==> flow/design.v <==
module testpc(
	clock,   
	reset,   
	pc,   
	instruction,   
	mem_data,   
	mem_addr,   
	mem_wdata,   
	mwrite_enable,
	mread_enable,
	regwrite_enable,   
	write_addr,   
	reg_write_data   
	);
	input clock, reset;
	input [15:0] instruction, mem_data;
	output [15:0] pc, mem_addr, mem_wdata;
	output [15:0] reg_write_data;
	output mwrite_enable, mread_enable, regwrite_enable;
	output [2:0] write_addr;
	reg [15:0] pc, read_data1, read_data2, ext_imm_data, alu_result;
	reg [15:0] reg_write_data;
	reg [15:0] jump_addr, branch_addr;
	reg [15:0] mwrite_addr, mread_addr;
	reg [6:0] imm_data;
	reg [2:0] read_addr1, read_addr2, write_addr;
	reg [1:0] result_sel;
	reg regwrite_enable, func_sel, imm_sel, mwrite_enable;
	reg mread_enable, memtoreg_sel, jump_enable, branch_enable;
	reg [15:0] reg_table[0:7];
	reg [15:0] c, temp;
	reg c1, c2, s1;
	wire [15:0] b1;
	wire [15:0] and_result, not_result;
	assign mem_addr = alu_result;
	assign mem_wdata = read_data2;
	always@(posedge clock or negedge reset)
	begin
		if(reset == 1'b0)
			pc <= 16'b0000000000000000;
		else if(branch_enable == 1'b1)
		begin
			if(alu_result == 0)
				pc <= pc + branch_addr;
			else
				pc <= pc + 16'b0000000000000001;
		end
		else if(jump_enable == 1'b1)
			pc <= 16'b0000000000000000 + jump_addr;
		else
			pc <= pc + 16'b0000000000000001;
	end
	always@(instruction)
	begin
		begin
			if(instruction[15:13] == 3'b001 && instruction[3:0] <= 4'b0010)   
			begin
				if(instruction[3:0] == 4'b0000)   
				begin
					read_addr1 = instruction[12:10]; 
					read_addr2 = instruction[9:7];  
					write_addr = instruction[6:4];  
					imm_data = 7'b0000000;
					mwrite_addr = 16'b0000000000000000;
					mread_addr = 16'b0000000000000000;
					jump_addr = 16'b0000000000000000;
					branch_addr = 16'b0000000000000000;
					regwrite_enable = 1'b1;
					func_sel = 1'b0;
					result_sel = 2'b00;
					imm_sel = 1'b0;
					mwrite_enable = 1'b0;
					mread_enable = 1'b0;
					memtoreg_sel = 1'b0;
					jump_enable = 1'b0;
					branch_enable = 1'b0;
				end
				else if(instruction[3:0] == 4'b0001)   
				begin
					read_addr1 = instruction[12:10];  
					read_addr2 = instruction[9:7];  
					write_addr = instruction[6:4];  
					imm_data = 7'b0000000;
					mwrite_addr = 16'b0000000000000000;
					mread_addr = 16'b0000000000000000;
					jump_addr = 16'b0000000000000000;
					branch_addr = 16'b0000000000000000;
					regwrite_enable = 1'b1;
					func_sel = 1'b0;
					result_sel = 2'b10;
					imm_sel = 1'b0;
					mwrite_enable = 1'b0;
					mread_enable = 1'b0;
					memtoreg_sel = 1'b0;
					jump_enable = 1'b0;
					branch_enable =	1'b0;		
				end
				else   
				begin
					read_addr1 = instruction[12:10];  
					read_addr2 = instruction[9:7];  
					write_addr = instruction[6:4];  
					imm_data = 7'b0000000;
					mwrite_addr = 16'b0000000000000000;
					mread_addr = 16'b0000000000000000;
					jump_addr = 16'b0000000000000000;
					branch_addr = 16'b0000000000000000;
					regwrite_enable = 1'b1;
					func_sel = 1'b0;
					result_sel = 2'b11;
					imm_sel = 1'b0;
					mwrite_enable = 1'b0;
					mread_enable = 1'b0;
					memtoreg_sel = 1'b0;
					jump_enable = 1'b0;
					branch_enable =	1'b0;		
				end
			end
			else if(instruction[15:13] == 3'b011)   
			begin
				read_addr1 = instruction[12:10];  
				read_addr2 = 3'b000; 
				write_addr = instruction[9:7];  
				imm_data = instruction[6:0];  
				mwrite_addr = 16'b0000000000000000;
				mread_addr = 16'b0000000000000000;
				jump_addr = 16'b0000000000000000;
				branch_addr = 16'b0000000000000000;
				regwrite_enable = 1'b1;
				func_sel = 1'b0;
				result_sel = 2'b00;
				imm_sel = 1'b1;
				mwrite_enable = 1'b0;
				mread_enable = 1'b0;
				memtoreg_sel = 1'b0;
				jump_enable = 1'b0;
				branch_enable =	1'b0;	
			end
			else if(instruction[15:13] == 3'b100)   
			begin
				read_addr1 = instruction[12:10]; 
				read_addr2 = 3'b000;  
				write_addr = instruction[9:7]; 
				imm_data = instruction[6:0];  
				mwrite_addr = 16'b0000000000000000;
				mread_addr = instruction[12:10];
				jump_addr = 16'b0000000000000000;
				branch_addr = 16'b0000000000000000;
				regwrite_enable = 1'b1;
				func_sel = 1'b0;
				result_sel = 2'b00;
				imm_sel = 1'b1;
				mwrite_enable = 1'b0;
				mread_enable = 1'b1;
				memtoreg_sel = 1'b1;
				jump_enable = 1'b0;
				branch_enable =	1'b0;	
			end
			else if(instruction[15:13] == 3'b101)   
			begin
				read_addr1 = instruction[12:10]; 
				read_addr2 = instruction[9:7];
				write_addr = 3'b000;
				imm_data = instruction[6:0]; 
				mwrite_addr = instruction[9:7]; 
				mread_addr = 16'b0000000000000000;
				jump_addr = 16'b0000000000000000;
				branch_addr = 16'b0000000000000000;
				regwrite_enable = 1'b0;
				func_sel = 1'b0;
				result_sel = 2'b00;
				imm_sel = 1'b1;
				mwrite_enable = 1'b1;
				mread_enable = 1'b0;
				memtoreg_sel = 1'b0;
				jump_enable = 1'b0;
				branch_enable =	1'b0;	
			end
			else if(instruction[15:13] == 3'b110)   
			begin
				read_addr1 = instruction[12:10]; 
				read_addr2 = instruction[9:7]; 
				write_addr = 3'b000;
				imm_data = instruction[6:0]; 
				mwrite_addr = 16'b0000000000000000;
				mread_addr = 16'b0000000000000000;
				jump_addr = 16'b0000000000000000;
				branch_addr = instruction[6:0];
				regwrite_enable = 1'b0;
				func_sel = 1'b1;
				result_sel = 2'b00;
				imm_sel = 1'b0;
				mwrite_enable = 1'b0;
				mread_enable = 1'b0;
				memtoreg_sel = 1'b0;
				jump_enable = 1'b0;
				branch_enable =	1'b1;	
			end
			else if(instruction[15:13] == 3'b111)   
			begin
				read_addr1 = 3'b000;
				read_addr2 = 3'b000; 
				write_addr = 3'b000;
				imm_data = 7'b0000000;
				mwrite_addr = 16'b0000000000000000;
				mread_addr = 16'b0000000000000000;
				jump_addr = instruction[12:0];   
				branch_addr = 16'b0000000000000000;
				regwrite_enable = 1'b0;
				func_sel = 1'b0;
				result_sel = 2'b00;
				imm_sel = 1'b0;
				mwrite_enable = 1'b0;
				mread_enable = 1'b0;
				memtoreg_sel = 1'b0;
				jump_enable = 1'b1;
				branch_enable = 1'b0;	
			end
			else   
			begin
				read_addr1 = 3'b000;
				read_addr2 = 3'b000;
				write_addr = 3'b000;
				imm_data = 7'b0000000;
				mwrite_addr = 16'b0000000000000000;
				mread_addr = 16'b0000000000000000;
				jump_addr = 16'b0000000000000000;
				branch_addr = 16'b0000000000000000;
				regwrite_enable = 1'b0;
				func_sel = 1'b0;
				result_sel = 2'b00;
				imm_sel = 1'b0;
				mwrite_enable = 1'b0;
				mread_enable = 1'b0;
				memtoreg_sel = 1'b0;
				jump_enable = 1'b0;
				branch_enable =	1'b0;	
			end
		end
	end
	always@(alu_result, mem_data, memtoreg_sel)
	begin
		if(memtoreg_sel == 1'b1)
			reg_write_data = mem_data;
		else
			reg_write_data = alu_result;
	end
	always@(posedge clock or negedge reset)
	begin
		if(reset == 1'b0)   
		begin
			reg_table[0] <= 16'b0000000000000000;
			reg_table[1] <= 16'b0000000000000000;
			reg_table[2] <= 16'b0000000000000000;
			reg_table[3] <= 16'b0000000000000000;
			reg_table[4] <= 16'b0000000000000000;
			reg_table[5] <= 16'b0000000000000000;
			reg_table[6] <= 16'b0000000000000000;
			reg_table[7] <= 16'b0000000000000000;
		end
		else if(regwrite_enable == 1'b1)
			reg_table[write_addr] <= reg_write_data;
	end
	always@(*)
	begin
		read_data1 = reg_table[read_addr1];
		read_data2 = reg_table[read_addr2];
	end
	reg [15:0] mux_data;
	reg [15:0] adder_result;	
	always@(imm_data)
	begin
		if(imm_data[6] == 1'b1)
			ext_imm_data = 16'b1111111110000000 + imm_data;
		else
			ext_imm_data = 16'b0000000000000000 + imm_data;
	end
	always@(read_data2, ext_imm_data, imm_sel)
	begin
		if(imm_sel == 1'b0)
			mux_data = read_data2;
		else
			mux_data = ext_imm_data;
	end
	always@(mux_data, b1, func_sel)
	case(func_sel)
		1'b0 : temp = mux_data;
		1'b1 : temp = ~mux_data + 1;
	endcase
	assign b1 = temp;
	always@(*)
	begin
	adder_result[0] = read_data1[0] ^ b1[0];
	c[0] = read_data1[0] & b1[0];	
	s1 = b1[1] ^ c[0];
	c1 = b1[1] & c[0];
	adder_result[1] = read_data1[1] ^ s1;
	c2 = read_data1[1] & s1;
	c[1] = c1 | c2;
	s1 = b1[2] ^ c[1];
	c1 = b1[2] & c[1];
	adder_result[2] = read_data1[2] ^ s1;
	c2 = read_data1[2] & s1;
	c[2] = c1 | c2;	
	s1 = b1[3] ^ c[2];
	c1 = b1[3] & c[2];
	adder_result[3] = read_data1[3] ^ s1;
	c2 = read_data1[3] & s1;
	c[3] = c1 | c2;
	s1 = b1[4] ^ c[3];
	c1 = b1[4] & c[3];
	adder_result[4] = read_data1[4] ^ s1;
	c2 = read_data1[4] & s1;
	c[4] = c1 | c2;
	s1 = b1[5] ^ c[4];
	c1 = b1[5] & c[4];
	adder_result[5] = read_data1[5] ^ s1;
	c2 = read_data1[5] & s1;
	c[5] = c1 | c2;
	s1 = b1[6] ^ c[5];
	c1 = b1[6] & c[5];
	adder_result[6] = read_data1[6] ^ s1;
	c2 = read_data1[6] & s1;
	c[6] = c1 | c2;
	s1 = b1[7] ^ c[6];
	c1 = b1[7] & c[6];
	adder_result[7] = read_data1[7] ^ s1;
	c2 = read_data1[7] & s1;
	c[7] = c1 | c2;
	s1 = b1[8] ^ c[7];
	c1 = b1[8] & c[7];
	adder_result[8] = read_data1[8] ^ s1;
	c2 = read_data1[8] & s1;
	c[8] = c1 | c2;
	s1 = b1[9] ^ c[8];
	c1 = b1[9] & c[8];
	adder_result[9] = read_data1[9] ^ s1;
	c2 = read_data1[9] & s1;
	c[9] = c1 | c2;
	s1 = b1[10] ^ c[9];
	c1 = b1[10] & c[9];
	adder_result[10] = read_data1[10] ^ s1;
	c2 = read_data1[10] & s1;
	c[10] = c1 | c2;
	s1 = b1[11] ^ c[10];
	c1 = b1[11] & c[10];
	adder_result[11] = read_data1[11] ^ s1;
	c2 = read_data1[11] & s1;
	c[11] = c1 | c2;
	s1 = b1[12] ^ c[11];
	c1 = b1[12] & c[11];
	adder_result[12] = read_data1[12] ^ s1;
	c2 = read_data1[12] & s1;
	c[12] = c1 | c2;
	s1 = b1[13] ^ c[12];
	c1 = b1[13] & c[12];
	adder_result[13] = read_data1[13] ^ s1;
	c2 = read_data1[13] & s1;
	c[13] = c1 | c2;
	s1 = b1[14] ^ c[13];
	c1 = b1[14] & c[13];
	adder_result[14] = read_data1[14] ^ s1;
	c2 = read_data1[14] & s1;
	c[14] = c1 | c2;
	s1 = b1[15] ^ c[14];
	c1 = b1[15] & c[14];
	adder_result[15] = read_data1[15] ^ s1;
	c2 = read_data1[15] & s1;
	c[15] = c1 | c2;
	end
	assign and_result = read_data1 & mux_data;
	assign not_result = ~read_data1 + mux_data;
	always@(adder_result, and_result, not_result, result_sel)
	case(result_sel)
		2'b00 : alu_result = adder_result;
		2'b01 : 
		begin
			if(adder_result >= 0)
				alu_result = 8'b00000000;
			else
				alu_result = 8'b00000001;
		end
		2'b10 : alu_result = and_result;
		2'b11 : alu_result = not_result;
	endcase
endmodule
# --- Reports on testpc ---
# Module testpc before and after one edit of its RTL, step after step.
# "before" refers to lines of the RTL above, "after" to lines of the edited file.
# "change": "after" minus "before" as printed here. "change_rel_pct": 100 x difference / "before".
# Cell names lack the library's common part.
setup:
  design: "testpc"
  clk_port: "clock"
  cell_library: "sky130hd"
  corner: "tt_025C_1v80"

# --- Edit of the RTL ---
# Unified diff, file above to edited file.
# The edited RTL no longer does the same as the RTL above: the edit was made by script, with no optimisation intended.
# begin of diff
@@ -259,5 +259,5 @@
 			reg_table[7] <= 16'b0000000000000000;
 		end
-		else if(regwrite_enable == 1'b1)
+		else 
 			reg_table[write_addr] <= reg_write_data;
 	end
# end of diff

# --- Word level ---
# Yosys after proc, flatten, opt, wreduce and memory -nomap, before mapping. Print and check cells are not counted.
word_totals:
  columns: ["item", "before", "after", "change", "change_rel_pct"]
  rows:
  - ["register_bits", 144, 144, 0, 0.00]
  - ["latchBits", 0, 0, 0, null]
  - ["ram_bits", 0, 0, 0, null]
  - ["rom_bits", 0, 0, 0, null]
  - ["clocked_rd_ports_x_width", 0, 0, 0, null]
  - ["n_memories", 0, 0, 0, null]
  - ["inputBits", 34, 34, 0, 0.00]
  - ["output_inout_bits", 70, 70, 0, 0.00]
  - ["wordCells", 206, 198, -8, -3.88]
op_classes:
  columns: ["item", "before", "after", "change", "change_rel_pct"]
  rows:
  - ["addsub", 5, 5, 0, 0.00]
  - ["mul", 0, 0, 0, null]
  - ["div_mod_pow", 0, 0, 0, null]
  - ["compare", 2, 2, 0, 0.00]
  - ["n_eq", 31, 31, 0, 0.00]
  - ["n_shift", 0, 0, 0, null]
  - ["muxes", 66, 66, 0, 0.00]
  - ["bitwise", 78, 78, 0, 0.00]
  - ["n_reduce_logical", 15, 7, -8, -53.33]
ops:
  columns: ["op", "before", "after", "change", "change_rel_pct"]
  rows:
  - ["2-bit AND reduction", 8, 0, -8, -100.00]
# Operator kinds equal on both sides are left out: 31.

# --- Logic depth ---
# Depth = most cells in a row (Yosys ltp): at word level without a register or memory, in the mapped netlist without a sequential cell, where the memories' decode and read muxes count.
depth:
  columns: ["item", "before", "after", "change", "change_rel_pct"]
  rows:
  - ["ltp_word", 63, 63, 0, 0.00]
  - ["ABC_AREA", "0", "0", null, null]
  - ["depth_mapped", 36, 39, 3, 8.33]
  - ["ltp_nobuf", 32, 35, 3, 9.38]

# --- Synthesis result ---
# Yosys stat after the flow's synthesis: flattened, memories mapped to cells. It holds for the ABC_AREA given above (unset counts as 0); a run with the other value may have another netlist.
by_type:
  columns: ["type", "before", "after", "change", "change_rel_pct"]
  rows:
  - ["mux2_2", 59, 31, -28, -47.46]
  - ["mux2i_1", 35, 53, 18, 51.43]
  - ["a21oi_1", 93, 108, 15, 16.13]
  - ["a211oi_1", 6, 19, 13, 216.67]
  - ["inv_1", 68, 78, 10, 14.71]
  - ["nor3_1", 22, 31, 9, 40.91]
  - ["xnor2_1", 21, 28, 7, 33.33]
  - ["a221oi_1", 16, 9, -7, -43.75]
  - ["nor2_1", 119, 125, 6, 5.04]
  - ["nor2b_1", 20, 14, -6, -30.00]
  - ["and3_1", 7, 13, 6, 85.71]
  - ["buf_1", 7, 1, -6, -85.71]
  - ["buf_2", 7, 13, 6, 85.71]
  - ["and2_0", 6, 0, -6, -100.00]
  - ["buf_4", 0, 6, 6, null]
  - ["nand2b_1", 17, 12, -5, -29.41]
  - ["a211o_1", 7, 2, -5, -71.43]
  - ["clkbuf_1", 64, 60, -4, -6.25]
# Cell types equal on both sides are left out: 14.
# The list need not be complete.
mapped:
  columns: ["item", "before", "after", "change", "change_rel_pct"]
  rows:
  - ["stdcells", 1287, 1348, 61, 4.74]
  - ["synth_area_mm2", 0.010948, 0.0113108, 0.0003628, 3.31]
  - ["seq_area_mm2", 0.0036035, 0.0036035, 0.0000000, 0.00]
  - ["ffs", 144, 144, 0, 0.00]
  - ["n_buf", 79, 84, 5, 6.33]

# --- Timing after synthesis ---
# Source: OpenSTA report_checks on the synthesized netlist (no wires, ideal clock, input and output delay 20% of the period each), path of least setup slack; recovery checks are left aside. Register names are those of the netlist, which keeps one name where synthesis merged equal registers.
synth_timing:
  columns: ["item", "before", "after", "change", "change_rel_pct"]
  rows:
  - ["path_type", "input-to-output", "input-to-output", null, null]
  - ["start", "input instruction[9]", "input instruction[0]", null, null]
  - ["end", "output reg_write_data[15]", "output reg_write_data[15]", null, null]
  - ["tclk_ns", 16.0, 16.0, 0.0, 0.00]
  - ["in_delay_ns", 3.200, 3.200, 0.000, 0.00]
  - ["out_delay_ns", 3.200, 3.200, 0.000, 0.00]
  - ["t_first_pin_ns", 3.200, 3.200, 0.000, 0.00]
  - ["t_arrival_ns", 12.106, 12.307, 0.201, 1.66]
  - ["required_time_ns", 12.800, 12.800, 0.000, 0.00]
  - ["path_slack_ns", 0.694, 0.493, -0.201, null]
  - ["path_delay_ns", 8.906, 9.107, 0.201, 2.26]
  - ["path_stages", 33, 36, 3, 9.09]
  - ["path_buffers", 3, 3, 0, 0.00]
  - ["period_less_setup_slack_ns", 15.306, 15.507, 0.201, 1.31]
# "path_delay_ns" = arrival - input delay + setup time.
# At an output port there is no setup time.
# "path_stages": output pins that drive a net of the path, with the launching flip-flop's if there is one; two outputs of one cell count as two.
# "period_less_setup_slack_ns" = period - worst setup slack (recovery checks aside). The figure is calculated, with input and output delays left at 20% of the set period.
# The rows between start and end are the longest chain of elaborated cells between them; the timing report does not say that the signal goes this way. Where chains are equally long, one stands for them.
# Each line given opens the expression or statement behind the cell; cells for indexed reads and writes are added by Yosys, which also makes memories of some case tables.
synth_via_before:
  path_cell_list: "clkbuf_1 buf_1 clkbuf_1 a21oi_1 a211o_1 a31oi_1 nand2_1 nand2_1 inv_1 ha_1 mux2i_1 fa_1 fa_1 fa_1 inv_1 fa_1 fa_1 fa_1 fa_1 fa_1 fa_1 fa_1 fa_1 fa_1 fa_1 fa_1 xor2_1 xor2_1 nor2_1 mux2i_1 and2_1 mux2i_1 inv_1"
  cone_cells: 81
  cone_lines: 72
  cone_classes: "2 x add/sub; 7 x eq/ne; 10 x mux; 61 x logic; 1 x reduce/logical"
synth_rtl_before:
  columns: ["item", "line_no", "rtl"]
  rows:
  - ["start: declaration", 16, "input [15:0] instruction, mem_data;"]
  - ["end: declaration", 18, "output [15:0] reg_write_data;"]
# before: No chain of elaborated cells between the ends is given.
# Nets of the timed path that keep an RTL name, with a line that drives or declares them; the list need not be complete.
synth_nets_before:
  columns: ["signal", "line_no", "rtl"]
  rows:
  - ["mem_wdata[1]", 267, "read_data2 = reg_table[read_addr2];"]
  - ["mem_addr[15]", 374, "case(result_sel)"]
synth_via_after:
  path_cell_list: "clkbuf_1 a211o_1 a221oi_1 nand2b_1 clkbuf_1 clkbuf_1 a22oi_1 nand2_1 a2111o_1 ha_1 inv_1 fa_1 fa_1 fa_1 inv_1 fa_1 fa_1 fa_1 fa_1 fa_1 fa_1 fa_1 fa_1 fa_1 fa_1 fa_1 nor2_1 o21ai_0 o211ai_2 xnor2_1 or2_1 a21oi_1 a2111oi_2 inv_1 mux2i_1 inv_1"
  elab_chain_cells: 58
  cone_cells: 110
  cone_lines: 77
  cone_classes: "3 x add/sub; 1 x compare; 18 x eq/ne; 20 x mux; 63 x logic; 5 x reduce/logical"
synth_rtl_after:
  columns: ["item", "line_no", "rtl"]
  rows:
  - ["start: declaration", 16, "input [15:0] instruction, mem_data;"]
  - ["7-bit 2-to-1 mux", 179, "else if(instruction[15:13] == 3'b110)"]
  - ["7-bit 2-to-1 mux", 159, "else if(instruction[15:13] == 3'b101)"]
  - ["7-bit 2-to-1 mux", 139, "else if(instruction[15:13] == 3'b100)"]
  - ["7-bit 2-to-1 mux", 119, "else if(instruction[15:13] == 3'b011)"]
  - ["7-bit 2-to-1 mux", 56, "if(instruction[15:13] == 3'b001 && instruction[3:0] <= 4'b0010)"]
  - ["16-bit by 7-bit adder with 16-bit output", 274, "ext_imm_data = 16'b1111111110000000 + imm_data;"]
  - ["16-bit 2-to-1 mux", 273, "if(imm_data[6] == 1'b1)"]
  - ["(+44 left out)", null, null]
  - ["1-bit bitwise XOR", 360, "s1 = b1[14] ^ c[13];"]
  - ["1-bit AND", 363, "c2 = read_data1[14] & s1;"]
  - ["1-bit bitwise OR", 364, "c[14] = c1 | c2;"]
  - ["1-bit bitwise XOR", 365, "s1 = b1[15] ^ c[14];"]
  - ["1-bit bitwise XOR", 367, "adder_result[15] = read_data1[15] ^ s1;"]
  - ["16-bit case mux with 4-bit select", 374, "case(result_sel)"]
  - ["16-bit 2-to-1 mux", 243, "if(memtoreg_sel == 1'b1)"]
  - ["end: declaration", 18, "output [15:0] reg_write_data;"]
synth_nets_after:
  columns: ["signal", "line_no"]
  rows:
  - ["mem_addr[15]", 374]

# --- Path in the finished layout ---
# From the final timing report of each run of set A: the path of least setup slack in the routed layout; clock arrival at registers is part of the times.
layout_timing:
  columns: ["item", "before", "after", "change", "change_rel_pct"]
  rows:
  - ["path_type", "input-to-output", "input-to-output", null, null]
  - ["start", "input instruction[14]", "input instruction[1]", null, null]
  - ["end", "output mem_addr[15]", "output reg_write_data[15]", null, null]
  - ["tclk_ns", 15.8, 15.8, 0.0, 0.00]
  - ["in_delay_ns", 3.16, 3.16, 0.00, 0.00]
  - ["out_delay_ns", 3.16, 3.16, 0.00, 0.00]
  - ["t_first_pin_ns", 3.16, 3.16, 0.00, 0.00]
  - ["t_arrival_ns", 12.29, 12.17, -0.12, -0.98]
  - ["required_time_ns", 12.64, 12.64, 0.00, 0.00]
  - ["path_slack_ns", 0.35, 0.47, 0.12, null]
  - ["path_stages", 31, 37, 6, 19.35]
  - ["path_buffers", 4, 4, 0, 0.00]
# The rows between start and end are the longest chain of elaborated cells between them; the timing report does not say that the signal goes this way. Where chains are equally long, one stands for them.
layout_via_before:
  path_cell_list: "clkdlybuf4s50_1 or4b_4 buf_4 o2bb2ai_4 o21ai_0 o32a_1 mux2i_2 ha_1 mux2i_2 fa_2 fa_1 fa_1 inv_1 fa_1 fa_1 fa_1 fa_2 fa_1 fa_2 fa_2 fa_2 fa_2 fa_2 fa_1 xor2_1 xor2_1 nor2_1 mux2i_1 and2_4 buf_4 clkdlybuf4s50_1"
  elab_chain_cells: 58
  cone_cells: 123
  cone_lines: 74
  cone_classes: "3 x add/sub; 22 x eq/ne; 31 x mux; 63 x logic; 4 x reduce/logical"
layout_rtl_before:
  columns: ["item", "line_no", "rtl"]
  rows:
  - ["start: declaration", 16, "input [15:0] instruction, mem_data;"]
  - ["3-bit == test", 179, "else if(instruction[15:13] == 3'b110)"]
  - ["7-bit 2-to-1 mux", 179, null]
  - ["7-bit 2-to-1 mux", 159, "else if(instruction[15:13] == 3'b101)"]
  - ["7-bit 2-to-1 mux", 139, "else if(instruction[15:13] == 3'b100)"]
  - ["7-bit 2-to-1 mux", 119, "else if(instruction[15:13] == 3'b011)"]
  - ["7-bit 2-to-1 mux", 56, "if(instruction[15:13] == 3'b001 && instruction[3:0] <= 4'b0010)"]
  - ["16-bit by 7-bit adder with 16-bit output", 274, "ext_imm_data = 16'b1111111110000000 + imm_data;"]
  - ["(+44 left out)", null, null]
  - ["1-bit bitwise OR", 359, "c[13] = c1 | c2;"]
  - ["1-bit bitwise XOR", 360, "s1 = b1[14] ^ c[13];"]
  - ["1-bit AND", 363, "c2 = read_data1[14] & s1;"]
  - ["1-bit bitwise OR", 364, "c[14] = c1 | c2;"]
  - ["1-bit bitwise XOR", 365, "s1 = b1[15] ^ c[14];"]
  - ["1-bit bitwise XOR", 367, "adder_result[15] = read_data1[15] ^ s1;"]
  - ["16-bit case mux with 4-bit select", 374, "case(result_sel)"]
  - ["end: declaration", 17, "output [15:0] pc, mem_addr, mem_wdata;"]
layout_via_after:
  path_cell_list: "clkdlybuf4s50_1 a211o_1 a221oi_4 buf_4 nand2_2 nor3b_2 buf_4 a22oi_1 nand2_1 a2111o_1 inv_1 fa_2 fa_2 fa_1 inv_1 fa_2 fa_2 fa_2 fa_2 fa_2 fa_2 fa_1 fa_2 fa_2 fa_2 fa_2 nor2_1 o21ai_0 o211ai_2 xnor2_2 or2_1 a21oi_1 a2111oi_2 inv_1 mux2i_2 inv_1 dlygate4sd2_1"
  elab_chain_cells: 57
  cone_cells: 110
  cone_lines: 77
  cone_classes: "3 x add/sub; 1 x compare; 18 x eq/ne; 20 x mux; 63 x logic; 5 x reduce/logical"
layout_rtl_after:
  columns: ["item", "line_no", "rtl"]
  rows:
  - ["start: declaration", 16, "input [15:0] instruction, mem_data;"]
  - ["7-bit 2-to-1 mux", 179, "else if(instruction[15:13] == 3'b110)"]
  - ["7-bit 2-to-1 mux", 159, "else if(instruction[15:13] == 3'b101)"]
  - ["7-bit 2-to-1 mux", 139, "else if(instruction[15:13] == 3'b100)"]
  - ["7-bit 2-to-1 mux", 119, "else if(instruction[15:13] == 3'b011)"]
  - ["7-bit 2-to-1 mux", 56, "if(instruction[15:13] == 3'b001 && instruction[3:0] <= 4'b0010)"]
  - ["16-bit by 7-bit adder with 16-bit output", 274, "ext_imm_data = 16'b1111111110000000 + imm_data;"]
  - ["16-bit 2-to-1 mux", 273, "if(imm_data[6] == 1'b1)"]
  - ["(+43 left out)", null, null]
  - ["1-bit bitwise XOR", 360, "s1 = b1[14] ^ c[13];"]
  - ["1-bit AND", 363, "c2 = read_data1[14] & s1;"]
  - ["1-bit bitwise OR", 364, "c[14] = c1 | c2;"]
  - ["1-bit bitwise XOR", 365, "s1 = b1[15] ^ c[14];"]
  - ["1-bit bitwise XOR", 367, "adder_result[15] = read_data1[15] ^ s1;"]
  - ["16-bit case mux with 4-bit select", 374, "case(result_sel)"]
  - ["16-bit 2-to-1 mux", 243, "if(memtoreg_sel == 1'b1)"]
  - ["end: declaration", 18, "output [15:0] reg_write_data;"]

# --- Layout results ---
# Both versions went through the flow (Yosys, OpenROAD) with the same settings in each pair. Constraints: input delay and output delay 20% of the set period each, output load 0.01 pF.
settings_set_A:
  CORE_UTILIZATION: 40
  period_ns: 15.8
  CAP_MARGIN: 20
  CORE_MARGIN: 2
  SLEW_MARGIN: 20
results_set_A:
  columns: ["item", "before", "after", "change", "change_rel_pct"]
  rows:
  - ["post_synth_area_mm2", 0.010948, 0.0113108, 0.0003628, 3.31]
  - ["dieArea_mm2", 0.0287099, 0.0296391, 0.0009292, 3.24]
  - ["final_stdcell_area_mm2", 0.0133541, 0.0141486, 0.0007945, 5.95]
  - ["layout_utilization_pct", 49.5, 50.9, 1.4, null]
  - ["final_setup_ws_ns", 0.350, 0.470, 0.120, null]
  - ["fin_hold_ws_ns", 0.510, 0.504, -0.006, null]
  - ["power.total_mw", 2.680, 2.821, 0.141, 5.26]
  - ["timing.achieved_period_ns", 15.450, 15.330, -0.120, -0.78]
settings_set_B:
  ABC_AREA: 0
  CORE_UTILIZATION: 32
  CTS_CLUSTER_DIAMETER: 351
  GPL_ROUTABILITY_DRIVEN: 0
  period_ns: 20.8
  CAP_MARGIN: 20
  CORE_MARGIN: 2
  SLEW_MARGIN: 20
results_set_B:
  columns: ["item", "before", "after", "change", "change_rel_pct"]
  rows:
  - ["post_synth_area_mm2", 0.010948, 0.0113108, 0.0003628, 3.31]
  - ["dieArea_mm2", 0.0357078, 0.0368659, 0.0011581, 3.24]
  - ["final_stdcell_area_mm2", 0.0131301, 0.0134667, 0.0003366, 2.56]
  - ["layout_utilization_pct", 39.1, 38.8, -0.3, null]
  - ["final_setup_ws_ns", 1.754, 1.319, -0.435, null]
  - ["fin_hold_ws_ns", 0.508, 0.510, 0.002, null]
  - ["power.total_mw", 1.993, 2.118, 0.125, 6.27]
  - ["timing.achieved_period_ns", 19.046, 19.481, 0.435, 2.28]
# "timing.achieved_period_ns" = clock period - worst setup slack. The figure is calculated, with input and output delays left at 20% of the set period.
# By "power.total_mw" is meant OpenSTA's value without simulated activity: inputs other than the clock are taken to toggle once in ten clock periods, and the tool carries that through the logic.
